==> flow/design.v <==
`timescale 1ns/1ns
module adder_1(input[11:0] a ,output[11:0] out);
	wire[11:0] b = 12'b000000000001;
	assign out = a + b;
endmodule
module adder(input[11:0] a , b , output[11:0] out);
	assign out = a + b ;
endmodule
`timescale 1ns/1ns
module alu(input[2:0] fun , input[7:0] a,b ,input cin , output logic[7:0] out , output logic zero,cout);
	always @(fun,a,b,cin)begin
    cout = 1'b0;
    case(fun)
      3'b000 : {cout,out} = a + b ;
      3'b001 : {cout,out} = a + b + cin;
      3'b010 : {cout,out} = a - b;
		  3'b011 : {cout,out} = a - b + cin;
		  3'b100 : out = a & b;
		  3'b101 : out = a | b;
		  3'b110 : out = a ^ b;
		  3'b111 : out = ~(a & b);
    endcase
	end
  assign zero = (out == 8'b0) ? 1 : 0;
endmodule
module controller(input[5:0] code,input ze,c,rst,output reg pop,push,memorywrite,memoryread,writeReg,selRR2,selALU2,selpc,ldz,ldc,selz,selc,output reg [1:0] selWD,selRet,output reg [2:0]ALUfn);
  always @(ze,c,code,rst)begin
    pop <= 1'b0;
    push <= 1'b0;
    memorywrite <= 1'b0;
    memoryread <= 1'b0;
    writeReg<= 1'b0;
    selRR2<= 1'b0;
    selALU2<= 1'b0;
    selRet<= 2'b00;
    selpc<= 1'b0;
    ldz<= 1'b0;
    ldc<= 1'b0;
    selz <= 1'b0;
    selc <= 1'b0;
    selWD<= 2'b00;
    ALUfn <= 3'b000;
    if (~rst)begin
    if (code[5:4] == 2'b00) begin
      ALUfn <= code[3:1];
      ldz <= 1'b1;
      ldc <= 1'b1;
      selALU2 <= 1'b1;
      writeReg <= 1'b1;
    end
    if (code [5:4] == 2'b01) begin
      ALUfn <= code[3:1];
      ldz <= 1'b1;
      ldc <= 1'b1;
      writeReg <= 1'b1;
    end
    if (code[5:3] == 3'b110) begin
      selz <= 1'b1;
      selc <= 1'b1;
      ldz <= 1'b1;
      ldc <= 1'b1;
      selWD <= 2'b10;
      writeReg <= 1'b1;
    end
    if (code[5:3] == 3'b100) begin
      selRR2 <= 1'b1;
      ALUfn <= 3'b000;
      if (code [2:1] == 2'b00) begin
        memoryread <= 1'b1;
        selWD<= 2'b01;
        writeReg <= 1'b1;
      end
      if (code [2:1] == 2'b01)begin
        memorywrite<= 1'b1;
      end
    end
    if (code[5:3] == 3'b101) begin
      case(code[2:1])
        2'b00 : selpc <= ze?1:0;
        2'b01 : selpc <= ze?0:1;
        2'b10 : selpc <= c?1:0;
        2'b11 : selpc <= c?0:1;
      endcase
    end
    if (code[5:2] == 4'b1110)begin
      selRet <= 2'b10;
      selpc <= 1'b1;
      if (code[1] == 1'b1)
        push <= 1'b1;
    end
    if (code[5:0] == 6'b111100) begin
      pop <= 1'b1;
      selRet <=2'b01;
    end
    end
  end
endmodule
`timescale 1ns / 1ns
module signExtender(extend, extended );
	input[7:0] extend;
	output[11:0] extended;
	assign extended[7:0] = extend[7:0];
	assign extended[11:8] = {4{extend[7]}};
endmodule
module ff(input in,ld,clk,rst,output logic out);
  always@(posedge clk,posedge rst) begin
    if(rst)
      out <= 1'b0;
    else if(ld)
      out <= in;
  end
endmodule
`timescale 1ns/1ns
module mux2_12(input[11:0] a , b ,input sel , output[11:0] out);
	assign out = (sel) ? b : a ;
endmodule
module mux2_8(input[7:0] a , b , input sel , output[7:0] out);
	assign out = (sel) ? b : a ;
endmodule
module mux2_3(input[2:0] a , b , input sel , output[2:0] out);
	assign out = (sel) ? b : a ;
endmodule
module mux2_1(input a , b , input sel , output out);
	assign out = (sel) ? b : a ;
endmodule
module mux3(input[7:0] a , b , c,input[1:0] sel,output[7:0] out);
  assign out = (sel == 2'b00)?a:(sel == 2'b01)? b:c;
endmodule
module mux3_12(input[11:0] a , b , c,input[1:0] sel,output[11:0] out);
  assign out = (sel == 2'b00)?a:(sel == 2'b01)? b:c;
endmodule
module pc(input[11:0] in,input clk,rst,output logic[11:0] pc);
  always@(posedge clk,posedge rst)begin
    if (rst)
      pc <= 12'b0;
    else
      pc <= in;
  end
endmodule
module registerFile(input[2:0] RR1,RR2,WR,input[7:0] WD,input W,clk,rst,output logic [7:0] RD1,RD2);
  logic[7:0][7:0] registers;
  assign RD1 = registers[RR1];
  assign RD2 = registers[RR2];
  always @(posedge clk,posedge rst)begin
    if (rst)
      registers <= '0;
    else if (W)
      registers[WR] <= WD;
  end
endmodule
`timescale 1ns/1ns
module shiftReg(input[7:0] Data,input[2:0]sc,input[1:0]fn,output logic[7:0] out,output logic c,z);
  logic [15:0] rotl, rotr;
  assign rotl = {Data, Data} << sc;
  assign rotr = {Data, Data} >> sc;
  always@(*)begin
    c = 1'b0;
    case (fn)
      2'b00 : begin
        out = Data << sc;
        if (sc != 3'd0) c = Data[3'd0 - sc];
      end
      2'b01 : begin
        out = Data >> sc;
        if (sc != 3'd0) c = Data[sc - 3'd1];
      end
      2'b10 : out = rotl[15:8];
      default : out = rotr[7:0];
    endcase
  end
  assign z = out?0:1;
endmodule
module stack(input[11:0] in,input push,pop,clk,rst,output logic[11:0] out);
  logic[7:0][11:0] memory;
  assign out = memory[0];
  always@(posedge clk,posedge rst)begin
    if (rst)
      memory <= '0;
    else begin
      if(pop)begin
        for (int i=1; i<8; i++)begin
          memory[i-1] <= memory[i];
        end
        memory[7] <= 12'b0;
      end
      else if (push)begin
        for (int i=0; i<7; i++)begin
          memory[7-i] <= memory[6-i];
        end
        memory[0] <= in;
      end
    end
  end
endmodule
module datapath(input pop,push,memorywrite,memoryread,writeReg,selRR2,selALU2,selpc,ldz,ldc,selz,selc,input [1:0] selWD,selRet,input  [2:0]ALUfn,input clk,rst, output ze,c,output [5:0] code,
                output [11:0] imem_addr, input [18:0] imem_data, output [7:0] dmem_addr, dmem_wdata, input [7:0] dmem_rdata);
  wire [11:0] pc_1 , ret;
  stack Stack(pc_1,push,pop,clk,rst,ret);
  wire[11:0] f_pc,next_pc;
  wire [18:0] ins;
  mux3_12 pc_ret(f_pc , ret , ins[11:0] , selRet ,next_pc);
  wire[11:0] pc;
  pc PC(next_pc ,clk,rst,pc);
  assign imem_addr = pc;
  assign ins = imem_data;
  wire [11:0]extended;
  signExtender Ex(ins[7:0], extended );
  adder_1 In(pc ,pc_1);
  wire[11:0] apc;
  adder Add(pc_1 , extended , apc);
  mux2_12 pc1_apc(pc_1 , apc , selpc , f_pc);
  wire [2:0] RR2;
  mux2_3 sel_RR2(ins[7:5] , ins[13:11] , selRR2, RR2);
  wire [7:0] Out,RD,ALUOut,WD;
  mux3 sel_WD( ALUOut,RD,Out, selWD,WD);
  wire[7:0] RD1,RD2;
  registerFile RF(ins[10:8],RR2,ins[13:11],WD,writeReg,clk,rst,RD1,RD2);
  wire[7:0] ALU2;
  mux2_8 sel_ALU2(ins[7:0] , RD2, selALU2,ALU2);
  wire zero,carry;
  alu Alu(ALUfn ,RD1,ALU2 ,c ,ALUOut ,zero,carry);
  wire shc,shz;
  shiftReg Shr(RD1,ins[7:5],ins[15:14],Out,shc,shz);
  wire ff1;
  mux2_1 sel_z(zero,shz,selz , ff1);
  ff ff_z(ff1,ldz,clk,rst,ze);
  wire ff2;
  mux2_1 sel_c(carry,shc,selc , ff2);
  ff ff_c(ff2,ldc,clk,rst,c);
  assign dmem_addr = ALUOut;
  assign dmem_wdata = RD2;
  assign RD = dmem_rdata;
  assign code = ins[18:13];
endmodule
`timescale 1ns/1ns
module CPU(input clk,rst,
           output [11:0] imem_addr, input [18:0] imem_data,
           output [7:0] dmem_addr, dmem_wdata, output dmem_we, dmem_re, input [7:0] dmem_rdata);
  wire pop,push,memorywrite,memoryread,writeReg,selRR2,selALU2,selpc,ldz,ldc,selz,selc;
  wire[1:0] selWD,selRet;
  wire[2:0] ALUfn;
  wire ze,c;
  wire[5:0] code;
  datapath dp(pop,push,memorywrite,memoryread,writeReg,selRR2,selALU2,selpc,ldz,ldc,selz,selc,selWD,selRet,ALUfn,clk,rst, ze,c,code,
              imem_addr, imem_data, dmem_addr, dmem_wdata, dmem_rdata);
  controller cl( code, ze,c,rst, pop,push,memorywrite,memoryread,writeReg,selRR2,selALU2,selpc,ldz,ldc,selz,selc,selWD,selRet,ALUfn);
  assign dmem_we = memorywrite;
  assign dmem_re = memoryread;
endmodule
# Step by step through the tools: CPU
# The steps from the RTL of CPU to its reports follow in flow order.
# Lines are those of the file above, counted from 1.
# Cell names lack the library's common part.
# The mark -- stands for no value.
[inputs]
top = "CPU"
clk_port = "clk"
cell_library = "sky130hd"
corner = "tt_025C_1v80"

# Elaborated design
# Source: Yosys, flattened and elaborated, memories not mapped. Widths are those after wreduce. Registers that Yosys merges into a memory's read port (data or address) are not register bits. Print and check cells do not count. Equal cells are merged and count once.
[classes]
n_addsub = 9
n_logic = 7
n_reduce_logical = 10
equal = 18
n_shift = 10
mux = 75
[op_table]
columns = ["cell", "count"]
rows = [
  ["12-bit 2-to-1 mux", 19],
  ["64-bit by 7-bit variable part select with 8-bit output", 2],
  ["64-bit bitwise AND", 1],
  ["64-bit bitwise OR", 1],
  ["64-bit inverter", 1],
  ["8-bit by 33-bit variable shift with 64-bit output", 1],
  ["8-bit by 33-bit variable shift with 64-bit output (first input constant)", 1],
  ["8-bit parallel mux with 8-bit select", 1],
  ["1-bit 2-to-1 mux", 36],
  ["6-bit negator with 33-bit output", 1],
  ["8-bit parallel mux with 3-bit select", 1],
  ["8-bit 2-to-1 mux", 3],
  ["3-bit == test (second input constant)", 7],
  ["9-bit by 1-bit adder with 9-bit output", 2],
  ["16-bit by 3-bit left shift with 16-bit output", 1],
  ["16-bit by 3-bit right shift with 8-bit output", 1],
  ["8-bit by 3-bit variable part select with 1-bit output", 2],
  ["3-bit 2-to-1 mux", 5],
  ["2-bit 2-to-1 mux", 7],
  ["12-bit by 1-bit adder with 12-bit output (second input constant)", 1],
  ["12-bit adder", 1],
  ["8-bit by 8-bit adder with 9-bit output", 1],
  ["8-bit by 8-bit subtractor with 9-bit output", 1],
  ["2-bit by 1-bit == test with 1-bit output (second input constant)", 4],
  ["2-bit zero test", 4],
  ["8-bit by 3-bit left shift with 8-bit output", 1],
  ["8-bit by 3-bit right shift with 8-bit output", 1],
  ["8-bit bitwise AND", 1],
]
# Not listed: further kinds 19, cells in them 21.
[word_totals]
word_cells = 134
out_inout_bits = 30
regBits = 174

# Depth
# Depth = most cells in a row (Yosys ltp): at word level without a register or memory, in the mapped netlist without a sequential cell, where the memories' decode and read muxes count.
[depth]
depth_word = 12
abc_area = 0
depth_mapped = 21
ltp_nobuf = 19

# After synthesis
# Yosys stat after the flow's synthesis: flattened, memories mapped to cells. It holds for the ABC_AREA given above (unset counts as 0); a run with the other value may have another netlist.
# The area totals of this step are shown rounded.
[by_type]
columns = ["cell", "count"]
rows = [
  ["dfrtp_1", 174],
  ["mux4_2", 48],
  ["mux2i_1", 78],
  ["nand2_1", 173],
  ["ha_1", 50],
  ["nor2_1", 143],
  ["o21ai_0", 97],
  ["o22ai_1", 50],
  ["clkbuf_1", 59],
  ["a21oi_1", 44],
  ["a22o_1", 25],
  ["inv_1", 55],
  ["xnor2_1", 20],
  ["o31ai_1", 21],
  ["nand3_1", 27],
  ["xor2_1", 14],
  ["o211ai_1", 16],
  ["nor3_1", 23],
]
# Other cell types: 80; their cells: 287.
[mapped]
buf_cells = 90
area_mm2 = 0.0129
mapped_cells = 1404
ff_cells = 174
# By module: a second synthesis without flattening, with its own total; a netlist apart from the flattened one above.
[hier_totals]
cells_unflattened = 1331
hier_area_mm2 = 0.0133
# Rows give one instance, submodules left out.
[modules]
columns = ["module", "n_cells", "mod_seq_area_mm2", "area_mm2", "n_inst"]
rows = [
  ["stack", 416, 0.0024, 0.00449, 1],
  ["registerFile", 260, 0.0016, 0.00364, 1],
  ["alu", 256, 0, 0.00176, 1],
  ["shiftReg", 149, 0, 0.00118, 1],
  ["adder", 59, 0, 0.000503, 1],
  ["pc", 13, 0.0003, 0.000304, 1],
  ["mux3_12", 39, 0, 0.000249, 1],
  ["controller", 33, 0, 0.000205, 1],
  ["adder_1", 29, 0, 0.000199, 1],
  ["mux2_12", 13, 0, 0.000184, 1],
  ["mux3", 26, 0, 0.000173, 1],
  ["mux2_8", 9, 0, 0.000131, 1],
  ["signExtender", 12, 0, 0.0000901, 1],
  ["ff", 3, 0.000025, 0.0000438, 2],
]
# Further modules, not shown: 4.

# Worst setup path after synthesis
# Source: OpenSTA report_checks on the synthesized netlist (no wires, ideal clock, input and output delay 20% of the period each), path of least setup slack; recovery checks are left aside. Register names are those of the netlist, which keeps one name where synthesis merged equal registers.
[synth_path]
kind = "input port to output port"
startpoint = "input rst"
endpoint = "output dmem_addr[6]"
in_delay_ps = 1500
n_path_buf = 1
tclk_ps = 7500
driving_pins = 9
out_delay_ps = 1500
setup_slack_ps = -807
launch_ps = 1500
required_time_ps = 6000
path_delay_ps = 5307
arrival_time_ps = 6807
synth_period_reached_ps = 8307
# "path_delay_ps" is the arrival time less input delay plus setup time.
# A path that ends at an output port has no setup time.
# "driving_pins": output pins that drive a net of the path, with the launching flip-flop's if there is one; two outputs of one cell count as two.
# "synth_period_reached_ps" is the clock period less the worst setup slack; recovery checks do not enter. This is arithmetic on one report: input and output delays are still those of the set period (20% each).
# Between the ends stands the longest chain of elaborated cells between them, by number of cells; it is not shown to be the way that was timed. Of several equally long chains one is given.
# A line is the first line of the expression or statement that the cell stems from. Yosys adds cells for indexed reads and writes and turns some case tables into memories.
[synth_via]
cell_sequence = "clkbuf_1 -> inv_1 -> nand4b_1 -> nor2_1 -> and2_1 -> a211oi_1 -> a21oi_1 -> o21ai_1 -> inv_1"
elab_chain_cells = 7
cells_between = 23
[synth_rtl]
columns = ["element", "line", "rtl"]
rows = [
  ["start, declared", 236, "module CPU(input clk,rst,"],
  ["1-bit 2-to-1 mux", 43, "if (~rst)begin"],
  ["3-bit 2-to-1 mux", 121, "assign out = (sel) ? b : a ;"],
  ["64-bit by 7-bit variable part select with 8-bit output", 143, "assign RD2 = registers[RR2];"],
  ["8-bit 2-to-1 mux", 118, "assign out = (sel) ? b : a ;"],
  ["8-bit by 8-bit subtractor with 9-bit output", 17, "3'b011 : {cout,out} = a - b + cin;"],
  ["9-bit by 1-bit adder with 9-bit output", 17, ""],
  ["8-bit parallel mux with 8-bit select", 13, "case(fun)"],
  ["end, declared", 238, "output [7:0] dmem_addr, dmem_wdata, output dmem_we, dmem_re, input [7:0] dmem_rdata);"],
]

# Timing after layout
# Path of least setup slack in the final report of run 1 (OpenROAD, finished layout, wires in). Where an end is a register, its clock arrival counts in the times.
# The report prints the path's times to 10 ps; the period is as set.
[layout_path]
kind = "input port to output port"
startpoint = "input imem_data[17]"
endpoint = "output dmem_addr[7]"
arrival_time_ps = 5410
in_delay_ps = 1130
launch_ps = 1130
setup_slack_ps = -890
out_delay_ps = 1130
n_path_buf = 6
driving_pins = 21
required_time_ps = 4530
tclk_ps = 5660
# Between the ends stands the longest chain of elaborated cells between them, by number of cells; it is not shown to be the way that was timed. Of several equally long chains one is given.
[layout_via]
cell_sequence = "buf_8 -> nor4b_4 -> buf_12 -> nor2_4 -> a21oi_4 -> buf_4 -> mux4_2 -> mux2i_1 -> buf_4 -> a21oi_4 -> ha_4 -> buf_4 -> o21ba_4 -> or4_4 -> a311o_1 -> nor2b_4 -> xnor3_1 -> o211ai_1 -> o221ai_2 -> inv_1 -> buf_2"
elab_chain_cells = 9
cells_between = 31
[layout_rtl]
columns = ["element", "line", "rtl"]
rows = [
  ["start, declared", 237, "output [11:0] imem_addr, input [18:0] imem_data,"],
  ["3-bit == test", 65, "if (code[5:3] == 3'b100) begin"],
  ["1-bit 2-to-1 mux", 65, ""],
  ["1-bit 2-to-1 mux", 43, "if (~rst)begin"],
  ["3-bit 2-to-1 mux", 121, "assign out = (sel) ? b : a ;"],
  ["64-bit by 7-bit variable part select with 8-bit output", 143, "assign RD2 = registers[RR2];"],
  ["8-bit 2-to-1 mux", 118, "assign out = (sel) ? b : a ;"],
  ["8-bit by 8-bit subtractor with 9-bit output", 17, "3'b011 : {cout,out} = a - b + cin;"],
  ["9-bit by 1-bit adder with 9-bit output", 17, ""],
  ["8-bit parallel mux with 8-bit select", 13, "case(fun)"],
  ["end, declared", 238, "output [7:0] dmem_addr, dmem_wdata, output dmem_we, dmem_re, input [7:0] dmem_rdata);"],
]

Subject: flow runs of CPU

Hi,

Top module CPU; platform sky130hd; tools Yosys and OpenROAD; 2 stored runs in no particular order. Input and output delays are each 20% of the period that was set; the output load is 0.01 pF.
"achievedPeriod_ps": clock period set for the run, less the worst setup slack. It is reckoned from that one timing run; input and output delays stay at 20% of the period that was set.
"totalPower_w" rests on the timing tool's default activity at the inputs, not on a simulated workload.
The measured numbers are rounded.

# run 1
==> flow/run.sh <==
#!/bin/bash
# the make line also repeats the synthesis and layout settings of config.mk as NAME=value (left out here)
make -C /OpenROAD-flow-scripts/flow DESIGN_CONFIG=/design/flow/config.mk WORK_HOME=/design/flow/orfs CLKGATE_MAP_FILE= finish
==> flow/config.mk <==
export PLATFORM = sky130hd
export DESIGN_NAME = CPU
export DESIGN_NICKNAME = CPU
export VERILOG_FILES = /design/flow/design.v
export SDC_FILE = /design/flow/constraint.sdc
export NUM_CORES = 4
export LEC_CHECK = 0
export CAP_MARGIN = 10
export CELL_PAD_IN_SITES_DETAIL_PLACEMENT = 0
export CELL_PAD_IN_SITES_GLOBAL_PLACEMENT = 3
export CORE_ASPECT_RATIO = 0.63
export CORE_MARGIN = 2
export CORE_UTILIZATION = 31
export CTS_CLUSTER_DIAMETER = 170
export HOLD_SLACK_MARGIN = 0.09
export MIN_ROUTING_LAYER = met2
export SLEW_MARGIN = 20
export TNS_END_PERCENT = 25
==> flow/constraint.sdc <==
create_clock -name core_clock -period 5.66 [get_ports {clk}]
set_input_delay 1.1320 -clock core_clock [delete_from_list [all_inputs] [get_ports {clk}]]
set_output_delay 1.1320 -clock core_clock [all_outputs]
set_load 0.01 [all_outputs]

==> run 1: results <==
achievedPeriod_ps=6547
total_die_area_mm2=0.0432
total_negative_slack_ps=-5490
post_route_stdcell_area_mm2=0.0171
timing.setup.ws_ps=-887
totalPower_w=0.00777
post_synth_area_mm2=0.0129

# run 2
==> flow/run.sh <==
#!/bin/bash
# the make line also repeats the synthesis and layout settings of config.mk as NAME=value (left out here)
make -C /OpenROAD-flow-scripts/flow DESIGN_CONFIG=/design/flow/config.mk WORK_HOME=/design/flow/orfs CLKGATE_MAP_FILE= finish
==> flow/config.mk <==
export PLATFORM = sky130hd
export DESIGN_NAME = CPU
export DESIGN_NICKNAME = CPU
export VERILOG_FILES = /design/flow/design.v
export SDC_FILE = /design/flow/constraint.sdc
export NUM_CORES = 4
export LEC_CHECK = 0
export ABC_AREA = 1
export CAP_MARGIN = 10
export CELL_PAD_IN_SITES_DETAIL_PLACEMENT = 0
export CELL_PAD_IN_SITES_GLOBAL_PLACEMENT = 3
export CORE_ASPECT_RATIO = 0.63
export CORE_MARGIN = 2
export CORE_UTILIZATION = 31
export CTS_CLUSTER_DIAMETER = 286
export CTS_CLUSTER_SIZE = 29
export GPL_ROUTABILITY_DRIVEN = 0
export GPL_TIMING_DRIVEN = 0
export HOLD_SLACK_MARGIN = 0.09
export MAX_ROUTING_LAYER = met4
export MIN_ROUTING_LAYER = met2
export SETUP_SLACK_MARGIN = 0.88
export SLEW_MARGIN = 20
export TNS_END_PERCENT = 95
==> flow/constraint.sdc <==
create_clock -name core_clock -period 5.66 [get_ports {clk}]
set_input_delay 1.1320 -clock core_clock [delete_from_list [all_inputs] [get_ports {clk}]]
set_output_delay 1.1320 -clock core_clock [all_outputs]
set_load 0.01 [all_outputs]

==> run 2: results <==
outcome="not finished: routing ended with error GRT-0116"

Regards
